==> flow/design.v <==
`timescale 1ns / 1ps
module mat_mul #
	(
        parameter integer DIM_LOG = 2,     
        parameter integer DIM = 2**DIM_LOG,
        parameter integer SIZE = DIM*DIM,
        parameter integer SIZE_LOG = 2*DIM_LOG,
        parameter integer DATA_WIDTH = 32
    )
    (
		input wire  s00_axi_aclk,
		input wire  s00_axi_aresetn,
		output wire  s00_axis_tready,
		input wire [DATA_WIDTH-1 : 0] s00_axis_tdata,
		input wire  s00_axis_tlast,
        input wire  s00_axis_tvalid,
		output wire  m00_axis_tvalid,
        output wire [DATA_WIDTH-1 : 0] m00_axis_tdata,
        output wire [(DATA_WIDTH/8)-1 : 0] m00_axis_tstrb,
        output wire  m00_axis_tlast,
        input wire  m00_axis_tready,
        input wire sel, 
        input wire start
    );
	reg busy;               
	reg item_done;          
	reg matrix_done;        
	reg start_transfer;     
	reg transfer;           
	reg last_transfer;      
	reg mac_enable;         
    reg [DATA_WIDTH-1 : 0] mem_A [0 : SIZE-1];  
    reg [DATA_WIDTH-1 : 0] mem_B [0 : SIZE-1];  
    reg [DATA_WIDTH-1 : 0] mem_R [0 : SIZE-1];  
    reg [DATA_WIDTH-1 : 0] mat_A;    
    reg [DATA_WIDTH-1 : 0] mat_B;    
    reg [DATA_WIDTH-1 : 0] mat_R;    
    reg [SIZE_LOG-1 : 0] addr_stream_in;     
    reg [SIZE_LOG-1 : 0] addr_stream_out;    
    wire [SIZE_LOG-1 : 0] addr_A;    
    wire [SIZE_LOG-1 : 0] addr_B;    
    reg [SIZE_LOG-1 : 0] addr_R;     
    reg [DIM_LOG-1 : 0] row_cnt;     
    reg [DIM_LOG-1 : 0] col_cnt;     
    reg [DIM_LOG-1 : 0] tmp_cnt;     
    wire [DATA_WIDTH-1 : 0] mad;     
    reg [DATA_WIDTH-1 : 0] mac;      
    assign s00_axis_tready = !busy  && s00_axis_tvalid ;  
    always @ (posedge s00_axi_aclk) begin
        if (!s00_axi_aresetn || s00_axis_tlast)
            addr_stream_in <= 0;
        else if (s00_axis_tready)  
            addr_stream_in <= addr_stream_in+1 ;  
    end
    always @ (posedge s00_axi_aclk) begin 
        if (s00_axis_tvalid && !sel && s00_axis_tready)  
            mem_A [addr_stream_in] <= s00_axis_tdata;
        if (busy)  
            mat_A <= mem_A [addr_A];
    end
    always @ (posedge s00_axi_aclk) begin
        if (s00_axis_tvalid && sel && s00_axis_tready)  
            mem_B [addr_stream_in] <= s00_axis_tdata;
        if (busy)  
            mat_B <= mem_B [addr_B];
    end
    assign m00_axis_tstrb = 4'hf;    
    assign m00_axis_tdata = mat_R;   
    assign m00_axis_tlast = last_transfer;   
    assign m00_axis_tvalid =  transfer; 
    always @ (posedge s00_axi_aclk) begin
        if (!s00_axi_aresetn || matrix_done)  
            addr_stream_out <= 0;
        else if ((m00_axis_tready && transfer  || start_transfer  ))  
            addr_stream_out <=   addr_stream_out + 1;  
    end
    always @ (posedge s00_axi_aclk) begin
        if (!s00_axi_aresetn)
            start_transfer <= 0;
        else
            start_transfer <= matrix_done; 
    end
    always @ (posedge s00_axi_aclk) begin
        if (!s00_axi_aresetn || (m00_axis_tlast && m00_axis_tvalid && m00_axis_tready))  
            transfer <= 0;
        else if (start_transfer)  
            transfer <= 1; 
    end
    always @ (posedge s00_axi_aclk) begin
        if (!s00_axi_aresetn)
            last_transfer <= 0;
        else if (m00_axis_tready && transfer || start_transfer)
            last_transfer <= (addr_stream_out == SIZE-1); 
    end
    always @ (posedge s00_axi_aclk) begin
        if (item_done)  
            mem_R [addr_R] <= mad ;  
        if (m00_axis_tready && transfer || start_transfer)  
            mat_R <= mem_R [addr_stream_out];
    end
    always @ (posedge s00_axi_aclk) begin
        if (!s00_axi_aresetn || matrix_done ) 
            busy <= 0;
        else if (start )  
            busy <= 1'b1;
    end
    always @ (posedge s00_axi_aclk) begin
        if (!s00_axi_aresetn)
            item_done <= 0;
        else
            item_done <= (tmp_cnt==DIM-1 && busy) ;  
    end
    always @ (posedge s00_axi_aclk) begin
        if (!s00_axi_aresetn)
            matrix_done <= 0;
        else
            matrix_done <= (row_cnt == DIM-1) && (col_cnt == DIM-1) && (tmp_cnt==DIM-1) ;  
    end
    always @ (posedge s00_axi_aclk) begin
        if (!s00_axi_aresetn || start || tmp_cnt == DIM)  
            tmp_cnt <= 0;
        else if (busy && !matrix_done)  
            tmp_cnt <= tmp_cnt + 1;
    end
    always @ (posedge s00_axi_aclk) begin
        if (!s00_axi_aresetn || start || col_cnt==DIM)  
            col_cnt <= 0;
        else if (busy && tmp_cnt==DIM-1)  
            col_cnt <= col_cnt + 1;
    end
    always @ (posedge s00_axi_aclk) begin
        if (!s00_axi_aresetn || start || row_cnt==DIM)  
            row_cnt <= 0;
        else if (busy && col_cnt == DIM-1 && tmp_cnt==DIM-1)  
            row_cnt <= row_cnt + 1;
    end
    assign addr_A = row_cnt * (DIM) + tmp_cnt;  
    assign addr_B = tmp_cnt * (DIM) + col_cnt;
    always @ (posedge s00_axi_aclk) begin
        if (!s00_axi_aresetn || start)
            addr_R <= 0;
        else if (busy && item_done)  
            addr_R <= addr_R + 1 ;  
    end
    assign mad = mat_A * mat_B + mac;
    always @ (posedge s00_axi_aclk) begin
       if (!s00_axi_aresetn || tmp_cnt==0 )  
           mac <= 0;
       else if (mac_enable)
           mac <= mad ;  
    end
    always @ (posedge s00_axi_aclk) begin
       if (!s00_axi_aresetn)
           mac_enable <= 0;
       else if (busy)
           mac_enable <= 1;  
    end
endmodule
* Reports on mat_mul *
What the tools print for mat_mul, step after step.
Line numbers count from 1 in the design file above.
Operators: Yosys type, input widths -> output width; for muxes data width and select width s.
Cell names lack the library's common part.
A cell with - has no value.

inputs
  top module = mat_mul
  clock port = s00_axi_aclk
  library = sky130hd
  timing corner = tt_025C_1v80

* Elaborated design *
Counts by Yosys on the flattened word-level netlist (proc, flatten, opt, wreduce; memories kept). Register bits leave out memories and registers merged into their read ports (data or address); mux counts leave out enables and synchronous resets folded into registers. Print and check cells are left out. Cells with the same type and inputs are merged into one.
Memory sizes are those after Yosys's memory passes, which may raise the word count (mostly to a power of two), join words into wider ones and drop unused or constant bits.

bit counts
  register bits after elaboration = 57
  bits in latches = 0
  bits in writable memories = 1536
  bits in read-only memories = 0
  word width x clocked read ports = 96
  memories = 3
  output and inout bits = 39

operators by class
  $add $sub $neg = 9
  multiply operators = 1
  div/mod/pow operators = 0
  $lt $le $gt $ge = 0
  eq/ne operators = 4
  shifts and indexed selects = 0
  mux-type cells = 9
  bitwise gates (word level) = 0
  reductions and logical operators = 26

memories
  memory  words  bits a word  rd ports  wr ports  RTL line  RTL
  mem_A   16     32           1         1         32        reg [DATA_WIDTH-1 : 0] mem_A [0 : SIZE-1];
  mem_B   16     32           1         1         33        reg [DATA_WIDTH-1 : 0] mem_B [0 : SIZE-1];
  mem_R   16     32           1         1         34        reg [DATA_WIDTH-1 : 0] mem_R [0 : SIZE-1];

operators with widths
  kind                 number
  $mul 32x32->32       1
  $mux 32              3
  $add 32x32->32       1
  $logic_and 1x1->1    15
  $add 4x1->4 const B  3
  $mux 4               3
  $add 4x2->4          2
  $logic_or 1x1->1     6
  $add 2x1->2 const B  3
  $eq 2x2->1 const B   3
  $logic_not 1->1      4
  $eq 4x4->1 const B   1
  $mux 1               3
  $logic_not 2->1      1

* Depth *
Depth = most cells in a row (Yosys ltp): at word level without a register or memory, in the mapped netlist without a sequential cell, where the memories' decode and read muxes count.

logic depth
  depth after elaboration = 4
  ABC_AREA = 1
  gate-level depth with buffers = 34
  gate-level depth less buffers = 32

* Synthesis result *
Source: synth_stat.txt of the flow (Yosys; design flattened, memories mapped). It holds for the ABC_AREA given above (unset counts as 0); a run with the other value may have another netlist.
Totals and module areas in this step are rounded.

synthesis totals
  standard cells after synthesis = 6764
  mapped area = 82500 um^2
  sequential part of the area = 50100 um^2
  flip-flop cells = 1689
  buffers = 418

cell types
  type      number  area in all (um^2)
  edfxtp_1  1632    4.9E+04
  fa_1      438     8768.41
  inv_1     912     3.42E+03
  nand2_1   840     3.15E+03
  nor2_1    758     2.85E+03
  o21ai_0   552     2762.65
  o221ai_1  293     2.57E+03
  mux2i_1   188     1.88E+03
  ha_1      137     1.71E+03
  dfxtp_1   57      1.14E+03
  clkbuf_1  290     1.09E+03
  nand3_1   168     840.806
  o211ai_1  93      698.17
  o32ai_1   68      595.571
  buf_2     69      345.331
  a21oi_1   58      290.278
  xor2_1    24      210.202
  buf_4     22      165.158

Other cell types: 30; their cells: 165.

* Timing after synthesis *
Path of least setup slack by OpenSTA after synthesis, without wires, with an ideal clock, recovery checks aside; 20% of the period is set as input and as output delay. Where synthesis merged equal registers, the netlist keeps one of their names.

path after synthesis
  kind = register to register
  start = register mat_B[3]
  end = memory mem_R[0][27]
  period = 10.0 ns
  launch time at the first pin = 0.000 ns
  arrival = 6.736 ns
  data required time = 9.706 ns
  setup slack = 2.970 ns
  delay of the path = 7.030 ns
  driving pins on the path = 26
  path buffers = 2
  synthesis period reached = 7.03 ns

"delay of the path" = arrival - input delay + setup time.
"driving pins on the path": output pins that drive a net of the path, with the launching flip-flop's if there is one; two outputs of one cell count as two.
"synthesis period reached" is the clock period less the worst setup slack; recovery checks do not enter. This is arithmetic on one report: input and output delays are still those of the set period (20% each).
Between the ends stands the longest chain of elaborated cells between them, by number of cells; it is not shown to be the way that was timed. Of several equally long chains one is given.
Each line given opens the expression or statement behind the cell; cells for indexed reads and writes are added by Yosys, which also makes memories of some case tables.

on the way, after synthesis
  cells stage by stage = edfxtp_1 > clkbuf_1 > buf_1 > nand2_1 > inv_1 > fa_1 > fa_1 > fa_1 > inv_1 > fa_1 > inv_1 > fa_1 > inv_1 > fa_1 > inv_1 > fa_1 > inv_1 > fa_1 > inv_1 > ha_1 > a21oi_1 > o21ai_0 > a31oi_1 > nand3_1 > a21oi_1 > xor2_1
  length of the longest elaborated chain = 3
  elaborated cells on any way between the ends = 3
  those cells by class = add/sub (1); mul (1); mux (1)

RTL lines, path after synthesis
  what                RTL line  RTL
  start: declaration  36        reg [DATA_WIDTH-1 : 0] mat_B;
  $mul 32x32->32      145       assign mad = mat_A * mat_B + mac;
  $add 32x32->32      145
  $mux 32             96        if (item_done)
  end: declaration    34        reg [DATA_WIDTH-1 : 0] mem_R [0 : SIZE-1];

* Worst path after layout *
Path of least setup slack in the final report of job 1 (OpenROAD, finished layout, wires in). Where an end is a register, its clock arrival counts in the times.

path post-layout
  kind = register to register
  start = register mat_B[0]
  end = memory mem_R[5][26]
  period = 11.3 ns
  launch time at the first pin = 0.78 ns
  arrival = 8.57 ns
  data required time = 11.74 ns
  setup slack = 3.17 ns
  driving pins on the path = 26
  path buffers = 1

Between the ends stands the longest chain of elaborated cells between them, by number of cells; it is not shown to be the way that was timed. Of several equally long chains one is given.

on the way, post-layout
  cells stage by stage = edfxtp_1 > buf_4 > nand2_1 > inv_1 > fa_1 > fa_1 > fa_1 > inv_1 > fa_1 > inv_1 > fa_1 > inv_1 > fa_1 > inv_1 > fa_1 > inv_1 > fa_1 > inv_1 > ha_1 > nand2_1 > nor4_4 > nand4_1 > nand3_1 > inv_1 > o21ai_1 > xor2_1
  length of the longest elaborated chain = 3
  elaborated cells on any way between the ends = 3
  those cells by class = add/sub (1); mul (1); mux (1)

RTL lines, path post-layout
  what                RTL line  RTL
  start: declaration  36        reg [DATA_WIDTH-1 : 0] mat_B;
  $mul 32x32->32      145       assign mad = mat_A * mat_B + mac;
  $add 32x32->32      145
  $mux 32             96        if (item_done)
  end: declaration    34        reg [DATA_WIDTH-1 : 0] mem_R [0 : SIZE-1];

Below are 2 stored runs of the flow (Yosys, OpenROAD; platform sky130hd) on mat_mul, each with its settings and what was measured, unordered. Constraints: input delay and output delay 20% of the set period each, output load 0.01 pF.
"achieved clock period" is the run's clock period less its worst setup slack. It is reckoned from that one timing run; input and output delays stay at 20% of the period that was set.
"worst setup path time" means the part of the period allowed to the worst setup path (the constraints hold back 20% at inputs and 20% at outputs) less its slack; where the path has registers, the arrival times of their clocks count too.
Measured values are rounded.
A setting shown as -- is not set for that run.

item                                   job 1                 job 2
ABC_AREA                               1                     --
CAP_MARGIN                             15                    20
CELL_PAD_IN_SITES_DETAIL_PLACEMENT     1                     0
CELL_PAD_IN_SITES_GLOBAL_PLACEMENT     1                     3
CORE_ASPECT_RATIO                      0.92                  1.02
CORE_UTILIZATION                       45                    25
CTS_CLUSTER_SIZE                       47                    31
GPL_ROUTABILITY_DRIVEN                 0                     0
GPL_TIMING_DRIVEN                      1                     --
MAX_ROUTING_LAYER                      met4                  met5
PLACE_DENSITY_LB_ADDON                 0.08                  --
SETUP_SLACK_MARGIN                     -0.6                  0.54
SLEW_MARGIN                            15                    20
period_ns                              11.3                  5.31
CORE_MARGIN                            2                     2
MIN_ROUTING_LAYER                      --                    met2
netlist area reported by Yosys (um^2)  82500                 79500
die area (um^2)                        187000                323000
utilization after layout               0.503                 0.304
setup slack of the worst path (ns)     3.17                  -2.08
setup total negative slack (ns)        0.000                 -586
achieved clock period (ns)             8.127                 7.385
worst setup path time (ns)             8.13                  7.39
worst setup path kind                  register to register  register to register
